==> flow/design.v <==
module keypad_encoder_4x4(input [7:0]data,output reg [3:0] encode_data);
  always @(data) begin
    case(data)
      8'h81: encode_data = 4'd0;
      8'h82: encode_data = 4'd1;
      8'h84: encode_data = 4'd2;
      8'h88: encode_data = 4'd3;
      8'h41: encode_data = 4'd4;
      8'h42: encode_data = 4'd5;
      8'h44: encode_data = 4'd6;
      8'h48: encode_data = 4'd7;
      8'h21: encode_data = 4'd8;
      8'h22: encode_data = 4'd9;
      8'h24: encode_data = 4'd10;
      8'h28: encode_data = 4'd11;
      8'h11: encode_data = 4'd12;
      8'h12: encode_data = 4'd13;
      8'h14: encode_data = 4'd14;
      8'h18: encode_data = 4'd15;
      default: encode_data = 4'd0;
  endcase
 end
endmodule
module keypad_scanner #(parameter rows_count=4, 
                        parameter cols_count=4)(input clk, rst, start, input [rows_count-1:0] rows, input ack, 
                                                output reg[cols_count-1:0] cols,output reg[cols_count+rows_count-1:0] data, output reg done);
  typedef enum {scan_rows, detect_row, wait_key_release} States_e;
  States_e state,nextState;
  always_ff @(posedge clk) begin: rst_clk_blk
    if(!rst) begin
      state <= scan_rows;
    end
    else
      state <= nextState;
  end:rst_clk_blk
  always_ff @(posedge clk) begin: Scanning
   if (!rst) begin 
      cols <= '0;
      cols[0] <= 1; 
   end
   else begin
   if(start == 1) begin:start_fsm
    case(state) 
      scan_rows: begin
                     if(rows == 0) begin
                       cols <= {cols[cols_count-2:0],cols[cols_count-1]}; 
                     end
      end
 endcase
   end
  end
  end:Scanning
  always_comb begin
     case(state) 
      scan_rows: begin 
                   data = '0;
                   done = 0;
                 end
      detect_row: begin 
                    if (ack == 0) begin data = {rows,cols};
                                        done = 1;
                                  end
                    else begin data = 0;
                               done = 0;
                  end
                end            
      wait_key_release: begin 
                   data = 0;
                   done = 0;
                 end  
      default: begin 
                   data = 0;
                   done = 0;
                 end  
    endcase
  end
  always_comb begin: state_change
   case(state) 
     scan_rows: begin
                 if(rows != 0 )
                      nextState = detect_row;
                 else
                      nextState = scan_rows;
     end
     detect_row: if(ack == 1) begin
                    nextState = wait_key_release;
                 end
                 else nextState = detect_row;
     wait_key_release: if(rows != 0) nextState = wait_key_release;
                       else          nextState = scan_rows;
     default: nextState = scan_rows;
   endcase
  end:state_change
endmodule
module keypad_controller #(parameter cols_count=4,parameter rows_count=4)(
                           input clk, rst, enable, ack,
                           output [cols_count-1:0] cols,
                           input [rows_count-1:0]rows,
                           output reg [3:0] encode_data,
                           output reg done);
  wire [cols_count+rows_count-1:0] data;
  keypad_scanner kpad_scanner(.clk(clk), .rst(rst), .start(enable), .rows(rows),.cols(cols),.data(data),.ack(ack),.done(done));
  keypad_encoder_4x4 kpad_encode(.data(data),.encode_data(encode_data));
endmodule
module alu #(parameter BCDdigits=2)(           input [3:0]operator,
					       input bit op1_sign,
					       input bit op2_sign,
                                               input [BCDdigits*4-1:0] operand1,operand2,
                                               output reg [BCDdigits*4*2-1:0]result,
                                               output reg sign);
  parameter plus     = 4'd10;
  parameter subtract = 4'd11;
  parameter mul      = 4'd12;
  parameter div      = 4'd13;
  always_comb begin
     sign = 0;
     case(operator) 
        plus: begin
             if(op1_sign == 0 && op2_sign == 0) begin
	     result =  operand1 + operand2;
             sign = 0;
	     end
	     else if(op1_sign == 0 && op2_sign == 1) begin
	     result =  operand1 - operand2;
             sign = 0;
	     end
	     else if(op1_sign == 1 && op2_sign == 0) begin
	       if (operand1 < operand2) begin
	         result =  operand2 - operand1;
                 sign = 0;
	       end
	       else begin
	         result = operand1 - operand2;
	         sign = 1;
	       end
	       end
	     else begin
	     result =  operand1 + operand2;
             sign = 1;
	     end
            end
        subtract: begin
             if(op1_sign == 0 && op2_sign == 0) begin
	      if (operand1 < operand2) begin
               result = operand2 - operand1;
               sign = 1;
             end
             else begin
               result = operand1 - operand2;
               sign = 0;
             end
             end
            else if(op1_sign == 1 && op2_sign == 1) begin
	      if (operand1 < operand2) begin
               result = operand2 - operand1;
               sign = 0;
             end
             else begin
               result = operand1 - operand2;
               sign = 1;
             end
             end
            else if(op1_sign == 0 && op2_sign == 1) begin
	       result = operand1 + operand2;
               sign = 0;
            end
            else begin
	       result = operand1 + operand2;
               sign = 1;
             end
            end
        mul: begin
             if(op1_sign == 0 && op2_sign == 0) begin
	      result =  operand1 * operand2;
              sign = 0;
	     end
	     else if(op1_sign == 0 && op2_sign == 1) begin
	     result =  operand1 * operand2;
             sign = 1;
	     end
	     else if(op1_sign == 1 && op2_sign == 0) begin
	     result =  operand1 * operand2;
             sign = 1;
	     end
	     else begin
	     result =  operand1 * operand2;
             sign = 0;
	     end
            end
        div: begin
               if(operand2 == 0) result = 0;      
               else  begin
             if(op1_sign == 0 && op2_sign == 0) begin
	      result =  operand1 / operand2;
              sign = 0;
	     end
	     else if(op1_sign == 0 && op2_sign == 1) begin
	     result =  operand1 / operand2;
             sign = 1;
	     end
	     else if(op1_sign == 1 && op2_sign == 0) begin
	     result =  operand1 / operand2;
             sign = 1;
	     end
	     else begin
	     result =  operand1 / operand2;
             sign = 0;
	     end
	       end
            end
        default: begin 
	          result = 0;
		  sign = 0;
		 end
      endcase
  end
endmodule
module BCD2binary #(parameter BCDdigits = 4)(input [BCDdigits*4-1:0] bcd,
                                             output reg [BCDdigits*4-1:0] binary);
 always @(bcd)begin
    binary = bcd[15:12]* 10'd1000 + bcd[11:8] * 8'd100 +bcd[7:4] * 8'd10 + bcd[3:0]; 
 end
endmodule
module binary2BCD(input [15:0] binary,
                  output reg [15:0] bcd);
  reg[3:0] digit1,digit2,digit3,digit4;
  integer counter;
  always @(binary) begin
      digit1 = 0;
      digit2 = 0;
      digit3 = 0;
      digit4 = 0;
      counter = 0;
   if(binary <= 16'h270f) begin   
    for (counter = 15; counter >= 0; counter = counter - 1) begin
      if(digit2 >= 5)  digit2 = digit2 + 3;
      if(digit3 >= 5)  digit3 = digit3 + 3;
      if(digit4 >= 5)  digit4 = digit4 + 3;
      digit1 = digit1 << 1;
      digit1[0] = digit2[3];
      digit2 = digit2 << 1;
      digit2[0] = digit3[3];
      digit3 = digit3 << 1;
      digit3[0] = digit4[3];
      digit4 = digit4 << 1;
      digit4[0] = binary[counter];  
    end
   bcd = {digit1,digit2,digit3,digit4};
  end
  else begin
    bcd = {4'h0,4'ha,4'hb,4'hb};
  end
  end
endmodule
`timescale 1 ns / 1 ns
module control_logic #(parameter BCDdigits=2)(input [3:0] data,
                                            input clk, rst, done,
                                            output reg ack,
                                            output reg [BCDdigits*4*2-1:0] display,
                                            output reg sign);
  typedef enum {start, receiveBCDdigits_set1, receiveOperation, receiveBCDdigits_set2, compute_and_continue, ack_BCDdigits_set1, ack_BCDdigits_set2, ack_operation} States_e;
  States_e state,nextState;
  reg [BCDdigits*4-1:0] operand1,operand2;
  reg [3:0] operator;
  reg op1_sign;
  wire [BCDdigits*4*2-1:0] op_bin1,op_bin2;
  wire [BCDdigits*4*2-1:0] op;
  wire op2_sign,alu_sign;
  reg [15:0] alu_op1,alu_op2;    
  reg [31:0] alu_result;
  reg [15:0] condt_result;
  assign condt_result = (alu_result > 32'd9999) ? '1:alu_result[15:0];
  assign op2_sign = '0;
  alu#(.BCDdigits(4)) alu(.operator(operator),.operand1(op_bin1),.operand2(op_bin2),.result(alu_result),.sign(alu_sign),.op1_sign(op1_sign),.op2_sign(op2_sign));  
  BCD2binary bb1(.bcd(alu_op1),.binary(op_bin1));
  BCD2binary bb2(.bcd(alu_op2),.binary(op_bin2));
  binary2BCD b2b(.binary(condt_result),.bcd(op));
  always_ff @(posedge clk) begin: rst_clk_blk
    if(!rst) begin
     state <= start;
    end
    else
      state <= nextState;
  end:rst_clk_blk
 always @(posedge clk) begin:fsm_logic
      case(state)
        start:   begin  ack <= '0;
                   operand1 <= '0;
                   operand2 <= '0;
                   operator <= '0;
                   alu_op1  <= '0;
                   alu_op2  <= '0; 
                   op1_sign <= '0;
                 end
        receiveBCDdigits_set1: begin 
                            ack <= 1;
                            if(data <= 4'd9) begin   
                              operand1 <= {operand1[BCDdigits*4-4-1:0],data};   
                            end
                            sign <= 0;
                           end
        ack_BCDdigits_set1: 
                            begin 
                               ack <= 0;
                               alu_op1 <= operand1;
                               display <= operand1;
                            end
        receiveOperation: begin
                           ack <= 1;
                           operator <= data[3:0];   
                          end
        ack_operation: 
                       begin 
                          ack <= 0;
                       end
        receiveBCDdigits_set2: begin 
                           ack <= 1;
                             operand2 <= {operand2[BCDdigits*4-4-1:0],data};   
                           sign <= 0;
                         end
        ack_BCDdigits_set2: 
                            begin
                              ack <= 0;
			      sign <= 0;
                              display <= operand2;
                              alu_op2 <= operand2;
                            end
        compute_and_continue: begin 
                         ack <= 1;
                         if(data >=4'd9) begin   
                           if(op != 16'habb) alu_op1 <= op;
                           else alu_op1 <= 0;
                           op1_sign <= alu_sign;
                           operand2 <= '0;
                           alu_op2 <= '0;
                           operator <= data[3:0];
                           display <= op; 
			   sign <= alu_sign;
                         end
                   end
        endcase
  end:fsm_logic
  always_comb begin: always_comb_nextstate
    case(state)
         start:           if(done == 1) nextState = receiveBCDdigits_set1;
                          else nextState = start;
        receiveBCDdigits_set1: 
                          if (done == 1) nextState = ack_BCDdigits_set1;
                          else nextState = receiveBCDdigits_set1;
        ack_BCDdigits_set1: 
                         if(done == 1 && data <= 4'd9) 
                           nextState = receiveBCDdigits_set1;
                         else if (done == 1 && data <=4'd13) 
                           nextState = receiveOperation;
                         else if(done ==1)
                           nextState = start;
                         else nextState = ack_BCDdigits_set1;
        receiveOperation:
                          if(done == 1) nextState = ack_operation;
                          else nextState = receiveOperation;
        ack_operation: 
                     if(done==1)
                       nextState = receiveBCDdigits_set2;
                     else nextState = ack_operation;
        receiveBCDdigits_set2:
                          if (done == 1) nextState = ack_BCDdigits_set2;
                          else nextState = receiveBCDdigits_set2;
        ack_BCDdigits_set2:
                         if(done == 1 && data <= 4'd9) 
                           nextState = receiveBCDdigits_set2;
                         else if (done == 1 && data <= 4'd14) 
                           nextState = compute_and_continue;
                         else if(done ==1)
                           nextState = start;
                         else nextState = ack_BCDdigits_set2;
        compute_and_continue: if (data <= 4'd13)
                           nextState = ack_operation;
                         else if (done == 1)
                           nextState = start;
                         else nextState = compute_and_continue;
        default : nextState = start;       
        endcase
  end: always_comb_nextstate
endmodule
module BCD2seg7 (input [3:0] bcd,
                 output reg [7:0]leds);
	always @(bcd)
		case (bcd)      
			4'h0: leds = 8'b0111_1110;
	   		4'h1: leds = 8'b0011_0000;
			4'h2: leds = 8'b0110_1101;
			4'h3: leds = 8'b0111_1001;
			4'h4: leds = 8'b0011_0011;
			4'h5: leds = 8'b0101_1011;
			4'h6: leds = 8'b0101_1111;
			4'h7: leds = 8'b0111_0000;
			4'h8: leds = 8'b0111_1111;
			4'h9: leds = 8'b0111_1011;
			4'ha: leds = 8'b0100_1111;   
			4'hb: leds = 8'b0000_0101;   
			default: leds = 8'b0000_0000;
		endcase
endmodule
module display #(parameter BCDdigits = 2)(input [BCDdigits*4*2-1:0] display_data,
                                          output wire [7:0]seven_seg_data1,seven_seg_data2,seven_seg_data3,seven_seg_data4);
 BCD2seg7 disp1(.bcd(display_data[15:12]),.leds(seven_seg_data1));
 BCD2seg7 disp2(.bcd(display_data[11:8]),.leds(seven_seg_data2));
 BCD2seg7 disp3(.bcd(display_data[7:4]),.leds(seven_seg_data3));
 BCD2seg7 disp4(.bcd(display_data[3:0]),.leds(seven_seg_data4));
endmodule
`timescale 1 ns / 1 ns
module calculator #(parameter BCDdigits = 2,parameter cols_count=4,parameter rows_count=4)(
                                                                                          input clk,rst,start,
                                                                                          output [cols_count-1:0] cols,
                                                                                          input [rows_count-1:0] rows,
                                                                                          output reg [7:0] digit1,digit2,digit3,digit4,
                                                                                          output reg sign);
  wire [BCDdigits*4*2-1:0] display;
  wire [3:0]encode_data;
  wire done,ack;
  keypad_controller kpad_controller(.clk(clk), .rst(rst), .enable(start), .ack(ack),.cols(cols),.rows(rows),.encode_data(encode_data),.done(done));
  control_logic control_logic(.data(encode_data), .clk(clk), .rst(rst), .done(done), .ack(ack), .display(display),.sign(sign));
  display disp(.display_data(display[15:0]),.seven_seg_data1(digit1),.seven_seg_data2(digit2),.seven_seg_data3(digit3),.seven_seg_data4(digit4));
 endmodule
Appendix: tool output

### Step by step through the tools: calculator

Each step is given for the RTL above and for the edited RTL.
Lines under "original" count in the file above, lines under "edited" in the edited file.
"change": "edited" minus "original" as printed here.
Operators carry their Yosys type and port widths (W data, S select, Z words).
Cell names lack the library's common part.
The mark - stands for no value.

* top: calculator
* clock input: clk
* library: sky130hd
* corner: tt_025C_1v80

### The edit

The edit as a unified diff against the file above.
This change comes from a script, not from a designer. The edited design behaves differently; no optimisation was intended.

```diff
@@ -367,5 +367,5 @@
                           else nextState = receiveBCDdigits_set2;
         ack_BCDdigits_set2:
-                         if(done == 1 && data <= 4'd9) 
+                         if(done == 1 || data <= 4'd9) 
                            nextState = receiveBCDdigits_set2;
                          else if (done == 1 && data <= 4'd14) 
```

### Elaborated design

Source: Yosys, flattened and elaborated, memories not mapped. Widths are those after wreduce. Print and check cells do not count. Equal cells are merged and count once.
Yosys's memory passes give these memory sizes; they may raise the number of words (mostly to a power of two), join words into wider ones and drop unused or constant bits.

Storage and ports
* register bits: original 139, edited 139, change 0
* bits in latches: original 0, edited 0, change 0
* RAM bits: original 0, edited 0, change 0
* bits in read-only memories: original 448, edited 448, change 0
* clocked read ports x word width: original 28, edited 28, change 0
* memories kept: original 4, edited 4, change 0
* output and inout bits: original 37, edited 37, change 0

Operators by class
* add/subtract/negate cells: original 53, edited 53, change 0
* multiply operators: original 7, edited 7, change 0
* divide/modulo/power cells: original 1, edited 1, change 0
* order comparisons: original 51, edited 51, change 0
* equality and inequality tests: original 31, edited 31, change 0
* shift-type cells: original 0, edited 0, change 0
* muxes and demuxes: original 144, edited 144, change 0
* bitwise gates (word level): original 0, edited 0, change 0
* reduce/logical cells: original 29, edited 30, change +1

Memory list
* words x width with read and write ports: original 16 x 7 bit 1R0W; 16 x 7 bit 1R0W; 16 x 7 bit 1R0W; 16 x 7 bit 1R0W, edited 16 x 7 bit 1R0W; 16 x 7 bit 1R0W; 16 x 7 bit 1R0W; 16 x 7 bit 1R0W

Operator list
* $logic_or A1 B1 Y1: original 0, edited 1, change +1

Unchanged operator kinds not shown: 56.

### Depth

Depth = most cells in a row (Yosys ltp): at word level without a register or memory, in the mapped netlist without a sequential cell, where the memories' decode and read muxes count.

Logic depth
* word-level depth: original 61, edited 61, change 0
* ABC_AREA: original 0, edited 0
* mapped depth: original 473, edited 454, change -19

### Mapped cells and area

Yosys stat after the flow's synthesis: flattened, memories mapped to cells. It holds for the ABC_AREA given above (unset counts as 0); a run with the other value may have another netlist.

Mapped netlist
* cells in the netlist: original 4883, edited 4950, change +67
* cell area after synthesis (um^2): original 36546.3, edited 36749.0, change +202.7
* sequential area (um^2): original 2712.6, edited 2712.6, change 0.0
* flip-flops: original 106, edited 106, change 0

Cells by type
* o21ai_0: original 142, edited 193, change +51
* a21oi_1: original 258, edited 303, change +45
* o21a_1: original 205, edited 178, change -27
* xor2_1: original 64, edited 86, change +22
* or2_2: original 32, edited 53, change +21
* nand2_1: original 421, edited 402, change -19
* and3_1: original 65, edited 48, change -17
* buf_2: original 33, edited 16, change -17
* nor3_1: original 261, edited 246, change -15
* nand2b_1: original 52, edited 65, change +13
* nor4_1: original 32, edited 45, change +13
* o22ai_1: original 37, edited 26, change -11
* nand3b_1: original 9, edited 19, change +10
* a31o_2: original 6, edited 16, change +10
* nand3_1: original 121, edited 130, change +9
* o21bai_1: original 37, edited 46, change +9
* nor2b_1: original 32, edited 41, change +9
* o31a_1: original 18, edited 9, change -9

Unchanged cell types not shown: 20.
Not every row of either side is listed.
By module: a second synthesis without flattening, with its own total; a netlist apart from the flattened one above.

Second synthesis, totals
* cells (unflattened synthesis): original 6104, edited 5973, change -131
* area (unflattened synthesis) (um^2): original 46265.6, edited 45434.8, change -830.8

Rows give one instance, submodules left out.

Modules, original
* alu #(BCDdigits=4): instances 1, cells 4579, area 33492.1 um^2, seq. area 0.0 um^2
* binary2BCD: instances 1, cells 733, area 4838.4 um^2, seq. area 0.0 um^2
* BCD2binary: instances 2, cells 184, area 1636.6 um^2, seq. area 0.0 um^2
* control_logic: instances 1, cells 231, area 3125.5 um^2, seq. area 2052.0 um^2
* BCD2seg7: instances 4, cells 35, area 269.0 um^2, seq. area 0.0 um^2
* keypad_scanner: instances 1, cells 36, area 335.3 um^2, seq. area 140.1 um^2
* keypad_encoder_4x4: instances 1, cells 17, area 125.1 um^2, seq. area 0.0 um^2
* calculator: instances 1, cells 0, area 0.0 um^2, seq. area 0.0 um^2
* display: instances 1, cells 0, area 0.0 um^2, seq. area 0.0 um^2
* keypad_controller: instances 1, cells 0, area 0.0 um^2, seq. area 0.0 um^2

Modules, edited
* alu #(BCDdigits=4): instances 1, cells 4453, area 32707.6 um^2, seq. area 0.0 um^2
* binary2BCD: instances 1, cells 733, area 4838.4 um^2, seq. area 0.0 um^2
* BCD2binary: instances 2, cells 184, area 1636.6 um^2, seq. area 0.0 um^2
* control_logic: instances 1, cells 226, area 3079.2 um^2, seq. area 2052.0 um^2
* BCD2seg7: instances 4, cells 35, area 269.0 um^2, seq. area 0.0 um^2
* keypad_scanner: instances 1, cells 36, area 335.3 um^2, seq. area 140.1 um^2
* keypad_encoder_4x4: instances 1, cells 17, area 125.1 um^2, seq. area 0.0 um^2
* calculator: instances 1, cells 0, area 0.0 um^2, seq. area 0.0 um^2
* display: instances 1, cells 0, area 0.0 um^2, seq. area 0.0 um^2
* keypad_controller: instances 1, cells 0, area 0.0 um^2, seq. area 0.0 um^2

### Timing after synthesis

Source: OpenSTA report_checks on the synthesized netlist (no wires, ideal clock, input and output delay 20% of the period each), path of least setup slack; recovery checks are left aside. Register names are those of the netlist, which keeps one name where synthesis merged equal registers.

Path after synthesis
* kind: original flip-flop to flip-flop, edited flip-flop to flip-flop
* start point: original reg control_logic.alu_op2[6], edited reg control_logic.alu_op2[6]
* end point: original reg (name not given), edited reg (name not given)
* clock period (ns): original 85.0, edited 85.0, change 0.0
* time at the first pin (ns): original 0.000, edited 0.000, change 0.000
* data arrival time (ns): original 86.046, edited 82.278, change -3.768
* slack (ns): original -1.116, edited 2.652, change +3.768
* delay of the path (ns): original 86.116, edited 82.348, change -3.768
* driving pins on the path: original 443, edited 422, change -21
* period reached after synthesis (ns): original 86.116, edited 82.348, change -3.768

"delay of the path" is the arrival time less input delay plus setup time.
"driving pins on the path": output pins that drive a net of the path, with the launching flip-flop's if there is one; two outputs of one cell count as two.
"period reached after synthesis" = period - worst setup slack (recovery checks aside). The figure is calculated, with input and output delays left at 20% of the set period.
At most two assigning lines are given for a register; there are more.

Between the ends, after synthesis, original:
* cell sequence: edfxtp_1 -> ha_1 -> inv_1 -> fa_1 -> inv_1 -> ha_1 -> fa_1 -> inv_1 -> nand2_1 -> nor3_1 -> ha_1 -> o21a_1 -> o22ai_1 -> o311ai_1 -> and3_1 -> ha_1 -> a21o_1 -> a21oi_1 -> (+407 left out) -> a21oi_1 -> nor2b_1 -> o21ai_0 -> nand2b_1 -> a21oi_1 -> o2111ai_1 -> a2111oi_0 -> nand4_1 -> a2111oi_0 -> nand4_1 -> o31a_1 -> and2_1 -> a211oi_1 -> o21a_1 -> inv_1 -> ha_1 -> o21a_1 -> a21oi_1

RTL lines, path after synthesis, original
* from (decl): RTL line 269 `reg [15:0] alu_op1,alu_op2;`
* from (assign): RTL line 292 `alu_op2  <= '0;`
* from (assign): RTL line 326 `alu_op2 <= operand2;`

original: No chain of elaborated cells between the ends is given.

Between the ends, after synthesis, edited:
* cell sequence: edfxtp_1 -> ha_1 -> inv_1 -> fa_1 -> inv_1 -> ha_1 -> clkbuf_1 -> inv_1 -> clkbuf_1 -> ha_1 -> o21a_1 -> o22a_1 -> mux2i_1 -> nor2_1 -> ha_1 -> o211a_1 -> o211ai_1 -> a211o_1 -> (+386 left out) -> o21ai_0 -> and3b_1 -> nand4b_1 -> nor4_1 -> nand4b_1 -> nor4_1 -> o211ai_1 -> nor4_1 -> a32oi_1 -> inv_1 -> a21oi_1 -> nor2_1 -> o21a_1 -> inv_1 -> ha_1 -> nor2_1 -> nor2_1 -> a21oi_1

RTL lines, path after synthesis, edited
* from (decl): RTL line 269 `reg [15:0] alu_op1,alu_op2;`
* from (assign): RTL line 292 `alu_op2  <= '0;`
* from (assign): RTL line 326 `alu_op2 <= operand2;`

edited: No chain of elaborated cells between the ends is given.

### Worst path after layout

Path of least setup slack in the final report of each run of pair A (OpenROAD, finished layout, wires in). Where an end is a register, its clock arrival counts in the times.

Path post-layout
* kind: original flip-flop to flip-flop, edited flip-flop to flip-flop
* start point: original reg control_logic.alu_op2[6], edited reg control_logic.alu_op2[6]
* end point: original reg (name not given), edited reg control_logic.alu_op1[11]
* clock period (ns): original 85.0, edited 85.0, change 0.0
* time at the first pin (ns): original 0.35, edited 0.34, change -0.01
* data arrival time (ns): original 80.46, edited 79.20, change -1.26
* slack (ns): original 4.82, edited 5.86, change +1.04
* driving pins on the path: original 409, edited 386, change -23

At most two assigning lines are given for a register; there are more.

Between the ends, post-layout, original:
* cell sequence: edfxtp_1 -> ha_1 -> inv_1 -> fa_1 -> inv_1 -> ha_1 -> fa_2 -> and2_1 -> a21oi_4 -> nor2_2 -> nand2_2 -> nor2_1 -> ha_1 -> or3_1 -> o22a_2 -> mux2i_1 -> and3_1 -> ha_1 -> (+373 left out) -> nor2b_1 -> o21ai_0 -> nand2b_1 -> a21oi_1 -> o2111ai_1 -> a2111oi_1 -> nand4_1 -> a2111oi_1 -> nand4_1 -> o31a_1 -> and2_1 -> a211oi_2 -> o21a_2 -> inv_1 -> ha_1 -> mux2i_1 -> nand2b_1 -> o21ai_1

RTL lines, path post-layout, original
* from (decl): RTL line 269 `reg [15:0] alu_op1,alu_op2;`
* from (assign): RTL line 292 `alu_op2  <= '0;`
* from (assign): RTL line 326 `alu_op2 <= operand2;`

original: No chain of elaborated cells between the ends is given.

Between the ends, post-layout, edited:
* cell sequence: edfxtp_1 -> ha_1 -> inv_1 -> fa_1 -> inv_1 -> ha_1 -> inv_2 -> ha_1 -> o21a_1 -> o22a_1 -> mux2i_1 -> nor2_1 -> ha_1 -> o211a_1 -> o211ai_1 -> a211o_1 -> or3_1 -> o21ai_0 -> (+350 left out) -> ha_1 -> o211ai_1 -> and3_1 -> ha_1 -> a311oi_1 -> a32o_1 -> o22a_1 -> nor2b_1 -> a2bb2oi_1 -> inv_1 -> ha_1 -> o21a_1 -> o32a_1 -> or3_1 -> a211o_1 -> or4b_4 -> a21oi_1 -> nor3_1

RTL lines, path post-layout, edited
* from (decl): RTL line 269 `reg [15:0] alu_op1,alu_op2;`
* from (assign): RTL line 292 `alu_op2  <= '0;`
* from (assign): RTL line 326 `alu_op2 <= operand2;`
* to (assign): RTL line 305 `alu_op1 <= operand1;`
* to (assign): RTL line 331 `if(op != 16'habb) alu_op1 <= op;`
* to (decl): RTL line 269

edited: No chain of elaborated cells between the ends is given.

### Layout results

Runs of the flow (Yosys, OpenROAD) on both versions; the two runs of a pair have the same settings. The constraints put input and output delay at 20% of the set period each and load the outputs with 0.01 pF.

Flow settings, pair A:
* CORE_UTILIZATION: 40
* period_ns: 85.0
* CAP_MARGIN: 20
* CORE_MARGIN: 2
* SLEW_MARGIN: 20

Results, pair A
* chip area after synthesis (Yosys) (um^2): original 36546.3, edited 36749.0, change +202.7
* die outline area (um^2): original 93798.3, edited 94313.5, change +515.2
* standard-cell area of the final layout (um^2): original 40274.9, edited 39630.5, change -644.4
* utilization: original 0.446, edited 0.434, change -0.012
* worst slack on setup checks (ns): original 4.821, edited 5.860, change +1.039
* sum of negative setup slack (ns): original 0.000, edited 0.000, change 0.000
* worst hold slack (ns): original 0.509, edited 0.512, change +0.003
* achieved clock period (ns): original 80.179, edited 79.140, change -1.039

Flow settings, pair B:
* ABC_AREA: 1
* CORE_MARGIN: 8
* CORE_UTILIZATION: 24
* CTS_CLUSTER_DIAMETER: 139
* CTS_CLUSTER_SIZE: 97
* GPL_ROUTABILITY_DRIVEN: 0
* GPL_TIMING_DRIVEN: 1
* MAX_ROUTING_LAYER: met5
* PLACE_DENSITY_LB_ADDON: 0.04
* SETUP_SLACK_MARGIN: -2.0
* TNS_END_PERCENT: 85
* period_ns: 47.7
* CAP_MARGIN: 20
* SLEW_MARGIN: 20

Results, pair B
* chip area after synthesis (Yosys) (um^2): original 42060.3, edited 41054.4, change -1005.9
* die outline area (um^2): original 188903.0, edited 184552.0, change -4351.0
* standard-cell area of the final layout (um^2): original 68217.9, edited 68346.8, change +128.9
* utilization: original 0.392, edited 0.403, change +0.011
* worst slack on setup checks (ns): original -6.031, edited -5.947, change +0.084
* sum of negative setup slack (ns): original -333.382, edited -329.629, change +3.753
* worst hold slack (ns): original 0.471, edited 0.474, change +0.003
* achieved clock period (ns): original 53.731, edited 53.647, change -0.084

"achieved clock period" means the clock period less the worst setup slack. The figure is calculated, with input and output delays left at 20% of the set period.
